==> flow/design.v <==
module Cfu (
    input               cmd_valid,
    output              cmd_ready,
    input      [9:0]    cmd_payload_function_id,
    input      [31:0]   cmd_payload_inputs_0,
    input      [31:0]   cmd_payload_inputs_1,
    output reg          rsp_valid,
    input               rsp_ready,
    output reg [31:0]   rsp_payload_outputs_0,
    input               reset,
    input               clk
);
    wire signed [15:0] prod_0, prod_1, prod_2, prod_3;
    assign prod_0 = ($signed(cmd_payload_inputs_0[7:0])) * $signed(cmd_payload_inputs_1[7:0]);
    assign prod_1 = ($signed(cmd_payload_inputs_0[15:8])) * $signed(cmd_payload_inputs_1[15:8]);
    assign prod_2 = ($signed(cmd_payload_inputs_0[23:16])) * $signed(cmd_payload_inputs_1[23:16]);
    assign prod_3 = ($signed(cmd_payload_inputs_0[31:24])) * $signed(cmd_payload_inputs_1[31:24]);
    wire signed [31:0] sum_prods;
    assign sum_prods = prod_0 + prod_1 + prod_2 + prod_3;
    assign cmd_ready = ~rsp_valid;   
    always @(posedge clk) begin
        if (reset) begin
            rsp_payload_outputs_0 <= 32'b0;
            rsp_valid <= 1'b0;
        end else if (rsp_valid) begin
                rsp_valid <= ~rsp_ready;
            end else if (cmd_valid) begin
                    rsp_valid <= 1'b1;
                    rsp_payload_outputs_0 <= |cmd_payload_function_id[9:3]
                        ? 32'b0
                        : rsp_payload_outputs_0 + sum_prods;
                end
            end
endmodule
Subject: tool reports on Cfu

Hi,

* Tool chain data of Cfu
Tool output for the design above before and after an edit, in the order of the flow.
"unedited" refers to lines of the RTL above, "edited" to lines of the edited file.
"difference" is "edited" less "unedited", of the values as shown; "rel. change" is that difference over "unedited", in percent.
Cell names lack the library's common part.
The mark -- stands for no value.
- Top module :: Cfu
- Clock port :: clk
- Library :: sky130hd
- Corner :: tt_025C_1v80

* Edit of the RTL
Unified diff, file above to edited file.
The edit is scripted: it alters the design's behaviour and was not made to optimise anything.
#+begin_src diff
@@ -17,5 +17,5 @@
     assign prod_3 = ($signed(cmd_payload_inputs_0[31:24])) * $signed(cmd_payload_inputs_1[31:24]);
     wire signed [31:0] sum_prods;
-    assign sum_prods = prod_0 + prod_1 + prod_2 + prod_3;
+    assign sum_prods = (prod_0 | prod_1) + prod_2 + prod_3;
     assign cmd_ready = ~rsp_valid;   
     always @(posedge clk) begin
#+end_src

* Word level
Yosys after proc, flatten, opt, wreduce and memory -nomap, before mapping. Enables and synchronous resets that opt folds into registers are not counted as muxes. Memory bits, and registers merged into a memory's read port (data or address), are not among the register bits. Print and check cells are not counted. Equal cells are merged and count once.
** Word-level totals
- register bits after elaboration :: unedited 33, edited 33, difference 0, rel. change 0.00%
- elaborated cells :: unedited 17, edited 17, difference 0, rel. change 0.00%
- output and inout port bits :: unedited 34, edited 34, difference 0, rel. change 0.00%
- memories kept :: unedited 0, edited 0, difference 0
- ROM bits :: unedited 0, edited 0, difference 0
- clocked read ports x word width :: unedited 0, edited 0, difference 0
- input port bits :: unedited 78, edited 78, difference 0, rel. change 0.00%
- bits in latches :: unedited 0, edited 0, difference 0
- memory bits (writable) :: unedited 0, edited 0, difference 0
** Operators by class
- bitwise operators :: unedited 2, edited 3, difference +1, rel. change +50.00%
- muxes and demuxes :: unedited 3, edited 3, difference 0, rel. change 0.00%
- $lt $le $gt $ge :: unedited 0, edited 0, difference 0
- divide/modulo/power cells :: unedited 0, edited 0, difference 0
- shift-type cells :: unedited 0, edited 0, difference 0
- multiply operators :: unedited 4, edited 4, difference 0, rel. change 0.00%
- equality and inequality tests :: unedited 0, edited 0, difference 0
- add/subtract/negate cells :: unedited 4, edited 3, difference -1, rel. change -25.00%
- reduce/logical cells :: unedited 2, edited 2, difference 0, rel. change 0.00%
** Operators by type and width
- adder 18 x 16 -> 19 bit :: unedited 1, edited 0, difference -1, rel. change -100.00%
- OR 16 bit :: unedited 0, edited 1, difference +1
- multiplier 8 x 8 -> 16 bit :: unedited 4, edited 4, difference 0, rel. change 0.00%
- 2-to-1 mux 1 bit :: unedited 2, edited 2, difference 0, rel. change 0.00%
- NOT 1 bit :: unedited 2, edited 2, difference 0, rel. change 0.00%
- adder 16 x 16 -> 17 bit :: unedited 1, edited 1, difference 0, rel. change 0.00%
- adder 17 x 16 -> 18 bit :: unedited 1, edited 1, difference 0, rel. change 0.00%
- adder 32 bit :: unedited 1, edited 1, difference 0, rel. change 0.00%
- 2-to-1 mux 32 bit :: unedited 1, edited 1, difference 0, rel. change 0.00%
- AND reduction 2 bit :: unedited 1, edited 1, difference 0, rel. change 0.00%
- OR reduction 7 bit :: unedited 1, edited 1, difference 0, rel. change 0.00%

* Longest topological paths
Yosys ltp: most cells in a row. Word level: on the elaborated netlist, between registers, memories and ports. Mapped: between sequential cells and ports; inverters and the memories' decode and read muxes count.
** Logic depth
- depth in word-level cells :: unedited 6, edited 6, difference 0, rel. change 0.00%
- ABC_AREA :: unedited 0, edited 0
- mapped depth :: unedited 37, edited 48, difference +11, rel. change +29.73%
- gate-level depth less buffers :: unedited 37, edited 47, difference +10, rel. change +27.03%

* Mapped cells and area
Yosys stat after the flow's synthesis: flattened, memories mapped to cells. It holds for the ABC_AREA given above (unset counts as 0); a run with the other value may have another netlist.
** Synthesis totals
- flip-flop cells :: unedited 33, edited 33, difference 0, rel. change 0.00%
- chip area (Yosys) (µm²) :: unedited 13795.7, edited 13954.6, difference +158.9, rel. change +1.15%
- sequential part of the area (µm²) :: unedited 660.6, edited 660.6, difference 0.0, rel. change 0.00%
- buffer cells :: unedited 10, edited 14, difference +4, rel. change +40.00%
- cell count :: unedited 1481, edited 1568, difference +87, rel. change +5.87%
** Cell types
- fa_1 :: unedited 327, edited 275, difference -52, rel. change -15.90%
- ha_1 :: unedited 133, edited 170, difference +37, rel. change +27.82%
- xnor2_1 :: unedited 25, edited 48, difference +23, rel. change +92.00%
- nor2_1 :: unedited 44, edited 64, difference +20, rel. change +45.45%
- nand2_1 :: unedited 132, edited 113, difference -19, rel. change -14.39%
- inv_1 :: unedited 389, edited 376, difference -13, rel. change -3.34%
- and2_1 :: unedited 139, edited 150, difference +11, rel. change +7.91%
- o21ai_0 :: unedited 21, edited 32, difference +11, rel. change +52.38%
- o21a_1 :: unedited 7, edited 16, difference +9, rel. change +128.57%
- nand3b_1 :: unedited 2, edited 11, difference +9, rel. change +450.00%
- nor2b_1 :: unedited 14, edited 22, difference +8, rel. change +57.14%
- nor3_1 :: unedited 8, edited 16, difference +8, rel. change +100.00%
- o21bai_1 :: unedited 2, edited 9, difference +7, rel. change +350.00%
- or2_2 :: unedited 1, edited 8, difference +7, rel. change +700.00%
- a21oi_1 :: unedited 42, edited 47, difference +5, rel. change +11.90%
- a21o_1 :: unedited 20, edited 16, difference -4, rel. change -20.00%
- clkbuf_1 :: unedited 9, edited 13, difference +4, rel. change +44.44%
- and3_1 :: unedited 8, edited 4, difference -4, rel. change -50.00%
Not every row of either side is listed.

* Timing after synthesis
OpenSTA on the mapped netlist: ideal clock, no wires. The path of least setup slack (recovery checks aside). Input and output delay are each 20% of the period. Register names are those of the netlist, which keeps one name where synthesis merged equal registers.
** Timing post-synthesis
- kind :: unedited in2reg, edited in2reg
- start point :: unedited in cmd_payload_inputs_1[8], edited in cmd_payload_inputs_0[13]
- end point :: unedited reg rsp_payload_outputs_0[31], edited reg rsp_payload_outputs_0[31]
- driving pins on the path :: unedited 30, edited 43, difference +13, rel. change +43.33%
- clock period (ns) :: unedited 12.0, edited 12.0, difference 0.0, rel. change 0.00%
- delay of the path (ns) :: unedited 8.336, edited 9.916, difference +1.580, rel. change +18.95%
- setup slack (ns) :: unedited 1.264, edited -0.316, difference -1.580
- external input delay (ns) :: unedited 2.400, edited 2.400, difference 0.000, rel. change 0.00%
- buffers on the path :: unedited 0, edited 1, difference +1
- arrival (ns) :: unedited 10.616, edited 12.186, difference +1.570, rel. change +14.79%
- synthesis period reached (ns) :: unedited 10.736, edited 12.316, difference +1.580, rel. change +14.72%
"delay of the path" = arrival - input delay + setup time.
"driving pins on the path": output pins that drive a net of the path, with the launching flip-flop's if there is one; two outputs of one cell count as two.
"synthesis period reached" = period - worst setup slack (recovery checks aside). The figure is calculated, with input and output delays left at 20% of the set period.
Between the ends stands the longest chain of elaborated cells between them, by number of cells; it is not shown to be the way that was timed. Of several equally long chains one is given.
Each line given opens the expression or statement behind the cell; cells for indexed reads and writes are added by Yosys, which also makes memories of some case tables.
On the way, post-synthesis, unedited:
- Cell sequence :: and2_1 > inv_1 > fa_1 > fa_1 > inv_1 > fa_1 > fa_1 > fa_1 > fa_1 > fa_1 > inv_1 > fa_1 > inv_1 > ha_1 > nor3_1 > or3_1 > o211ai_2 > a311o_1 > a21oi_2 > xnor2_1 > ha_1 > a21o_1 > a211o_1 > o22ai_1 > inv_1 > nand3_1 > a21oi_1 > or3_1 > and3_1 > a211o_1
- Length of the longest elaborated chain :: 6
- Elaborated cells between the ends (all ways) :: 6
- RTL lines with such cells :: 4
- Classes of those cells :: add/sub (4); mul (1); mux (1)
** RTL lines, path post-synthesis, unedited
- start, declared :: RTL line 6 : input      [31:0]   cmd_payload_inputs_1,
- multiplier 8 x 8 -> 16 bit :: RTL line 15 : assign prod_1 = ($signed(cmd_payload_inputs_0[15:8])) * $signed(cmd_payload_inputs_1[15:8]);
- adder 16 x 16 -> 17 bit :: RTL line 19 : assign sum_prods = prod_0 + prod_1 + prod_2 + prod_3;
- adder 17 x 16 -> 18 bit :: RTL line 19
- adder 18 x 16 -> 19 bit :: RTL line 19
- adder 32 bit :: RTL line 31 : : rsp_payload_outputs_0 + sum_prods;
- 2-to-1 mux 32 bit :: RTL line 29 : rsp_payload_outputs_0 <= |cmd_payload_function_id[9:3]
- end, assigned :: RTL line 23 : rsp_payload_outputs_0 <= 32'b0;
- end, assigned :: RTL line 29
- end, declared :: RTL line 9 : output reg [31:0]   rsp_payload_outputs_0,
On the way, post-synthesis, edited:
- Cell sequence :: and2_1 > fa_1 > inv_1 > fa_1 > inv_1 > fa_1 > inv_1 > fa_1 > inv_1 > ha_1 > a21oi_1 > nor2b_1 > o21a_1 > o21a_1 > o21a_1 > or3_1 > a22o_1 > ha_1 > [7 not listed] > fa_1 > inv_1 > ha_1 > or3_1 > o211ai_1 > o21ai_1 > xnor2_1 > inv_1 > ha_1 > clkbuf_1 > nand3_1 > a211o_1 > a311oi_2 > o2111ai_1 > a31oi_1 > xnor2_1 > mux2i_1 > a21oi_1
- Length of the longest elaborated chain :: 6
- Elaborated cells between the ends (all ways) :: 6
- RTL lines with such cells :: 4
- Classes of those cells :: add/sub (3); mul (1); mux (1); logic (1)
** RTL lines, path post-synthesis, edited
- start, declared :: RTL line 5 : input      [31:0]   cmd_payload_inputs_0,
- multiplier 8 x 8 -> 16 bit :: RTL line 15 : assign prod_1 = ($signed(cmd_payload_inputs_0[15:8])) * $signed(cmd_payload_inputs_1[15:8]);
- OR 16 bit :: RTL line 19 : assign sum_prods = (prod_0 | prod_1) + prod_2 + prod_3;
- adder 16 x 16 -> 17 bit :: RTL line 19
- adder 17 x 16 -> 18 bit :: RTL line 19
- adder 32 bit :: RTL line 31 : : rsp_payload_outputs_0 + sum_prods;
- 2-to-1 mux 32 bit :: RTL line 29 : rsp_payload_outputs_0 <= |cmd_payload_function_id[9:3]
- end, assigned :: RTL line 23 : rsp_payload_outputs_0 <= 32'b0;
- end, assigned :: RTL line 29
- end, declared :: RTL line 9 : output reg [31:0]   rsp_payload_outputs_0,

* Path in the finished layout
Path of least setup slack in the final report of the runs of pair A (OpenROAD, finished layout, wires in). Where an end is a register, its clock arrival counts in the times.
** Timing after layout
- kind :: unedited in2reg, edited in2reg
- start point :: unedited in cmd_payload_inputs_0[2], edited in cmd_payload_inputs_0[11]
- end point :: unedited reg rsp_payload_outputs_0[30], edited reg rsp_payload_outputs_0[29]
- external input delay (ns) :: unedited 2.32, edited 2.32, difference 0.00, rel. change 0.00%
- clock period (ns) :: unedited 11.6, edited 11.6, difference 0.0, rel. change 0.00%
- driving pins on the path :: unedited 32, edited 47, difference +15, rel. change +46.88%
- setup slack (ns) :: unedited 0.44, edited -0.59, difference -1.03
- arrival (ns) :: unedited 11.35, edited 12.35, difference +1.00, rel. change +8.81%
- buffers on the path :: unedited 2, edited 4, difference +2, rel. change +100.00%
Between the ends stands the longest chain of elaborated cells between them, by number of cells; it is not shown to be the way that was timed. Of several equally long chains one is given.
On the way, after layout, unedited:
- Cell sequence :: clkdlybuf4s50_1 > buf_4 > and2_1 > fa_1 > inv_1 > fa_1 > fa_1 > fa_1 > fa_1 > inv_1 > fa_1 > fa_1 > fa_1 > ha_1 > nor2b_1 > o21ai_0 > a21boi_0 > o21ai_1 > a21oi_2 > o2111ai_1 > nand3b_1 > xor2_1 > ha_1 > and3_1 > and3_1 > nand2_1 > o211a_1 > a211o_1 > a21oi_1 > o211ai_1 > and3b_1 > o31ai_1
- Length of the longest elaborated chain :: 6
- Elaborated cells between the ends (all ways) :: 6
- RTL lines with such cells :: 4
- Classes of those cells :: add/sub (4); mul (1); mux (1)
** RTL lines, path after layout, unedited
- start, declared :: RTL line 5 : input      [31:0]   cmd_payload_inputs_0,
- multiplier 8 x 8 -> 16 bit :: RTL line 14 : assign prod_0 = ($signed(cmd_payload_inputs_0[7:0])) * $signed(cmd_payload_inputs_1[7:0]);
- adder 16 x 16 -> 17 bit :: RTL line 19 : assign sum_prods = prod_0 + prod_1 + prod_2 + prod_3;
- adder 17 x 16 -> 18 bit :: RTL line 19
- adder 18 x 16 -> 19 bit :: RTL line 19
- adder 32 bit :: RTL line 31 : : rsp_payload_outputs_0 + sum_prods;
- 2-to-1 mux 32 bit :: RTL line 29 : rsp_payload_outputs_0 <= |cmd_payload_function_id[9:3]
- end, assigned :: RTL line 23 : rsp_payload_outputs_0 <= 32'b0;
- end, assigned :: RTL line 29
- end, declared :: RTL line 9 : output reg [31:0]   rsp_payload_outputs_0,
On the way, after layout, edited:
- Cell sequence :: buf_12 > and2_4 > fa_1 > inv_1 > fa_1 > inv_1 > fa_1 > inv_1 > fa_1 > inv_2 > ha_4 > a21oi_4 > nor2b_2 > o21a_1 > o21a_1 > o21a_1 > or3_1 > a22o_1 > [11 not listed] > or3_1 > o211ai_1 > buf_4 > o21ai_4 > xnor2_2 > buf_6 > inv_12 > buf_12 > ha_4 > a21oi_2 > o221ai_2 > a21oi_2 > o221ai_2 > o2111ai_2 > nand2_1 > or3_1 > a32oi_1 > nor2_1
- Length of the longest elaborated chain :: 6
- Elaborated cells between the ends (all ways) :: 6
- RTL lines with such cells :: 4
- Classes of those cells :: add/sub (3); mul (1); mux (1); logic (1)
** RTL lines, path after layout, edited
- start, declared :: RTL line 5 : input      [31:0]   cmd_payload_inputs_0,
- multiplier 8 x 8 -> 16 bit :: RTL line 15 : assign prod_1 = ($signed(cmd_payload_inputs_0[15:8])) * $signed(cmd_payload_inputs_1[15:8]);
- OR 16 bit :: RTL line 19 : assign sum_prods = (prod_0 | prod_1) + prod_2 + prod_3;
- adder 16 x 16 -> 17 bit :: RTL line 19
- adder 17 x 16 -> 18 bit :: RTL line 19
- adder 32 bit :: RTL line 31 : : rsp_payload_outputs_0 + sum_prods;
- 2-to-1 mux 32 bit :: RTL line 29 : rsp_payload_outputs_0 <= |cmd_payload_function_id[9:3]
- end, assigned :: RTL line 23 : rsp_payload_outputs_0 <= 32'b0;
- end, assigned :: RTL line 29
- end, declared :: RTL line 9 : output reg [31:0]   rsp_payload_outputs_0,

* Layout results
Both versions went through the flow (Yosys, OpenROAD) with the same settings in each pair. Constraints: input delay and output delay 20% of the set period each, output load 0.01 pF.
Flow settings, pair A:
- period_ns :: 11.6
- CAP_MARGIN :: 20
- CORE_MARGIN :: 2
- CORE_UTILIZATION :: 40
- SLEW_MARGIN :: 20
** Final reports, pair A
- full die area (µm²) :: unedited 35991.8, edited 36397.0, difference +405.2, rel. change +1.13%
- setup slack of the worst path (ns) :: unedited 0.441, edited -0.593, difference -1.034
- total negative setup slack (ns) :: unedited 0.000, edited -5.631, difference -5.631
- final utilization (%) :: unedited 45.9, edited 53.8, difference +7.9
- period achieved (ns) :: unedited 11.159, edited 12.193, difference +1.034, rel. change +9.27%
- synthesized cell area (µm²) :: unedited 13795.7, edited 13954.6, difference +158.9, rel. change +1.15%
Flow settings, pair B:
- ABC_AREA :: 1
- CAP_MARGIN :: 35
- CELL_PAD_IN_SITES_DETAIL_PLACEMENT :: 0
- CORE_UTILIZATION :: 20
- CTS_CLUSTER_DIAMETER :: 78
- CTS_CLUSTER_SIZE :: 35
- HOLD_SLACK_MARGIN :: -0.02
- SLEW_MARGIN :: 35
- period_ns :: 11.1
- CORE_MARGIN :: 2
** Final reports, pair B
- full die area (µm²) :: unedited 77006.2, edited 76917.5, difference -88.7, rel. change -0.12%
- setup slack of the worst path (ns) :: unedited 0.656, edited -0.149, difference -0.805
- total negative setup slack (ns) :: unedited 0.000, edited -0.489, difference -0.489
- final utilization (%) :: unedited 23.4, edited 27.8, difference +4.4
- period achieved (ns) :: unedited 10.444, edited 11.249, difference +0.805, rel. change +7.71%
- synthesized cell area (µm²) :: unedited 14960.6, edited 14943.1, difference -17.5, rel. change -0.12%
"period achieved" is the run's clock period less its worst setup slack. It is reckoned from that one timing run; input and output delays stay at 20% of the period that was set.

Regards
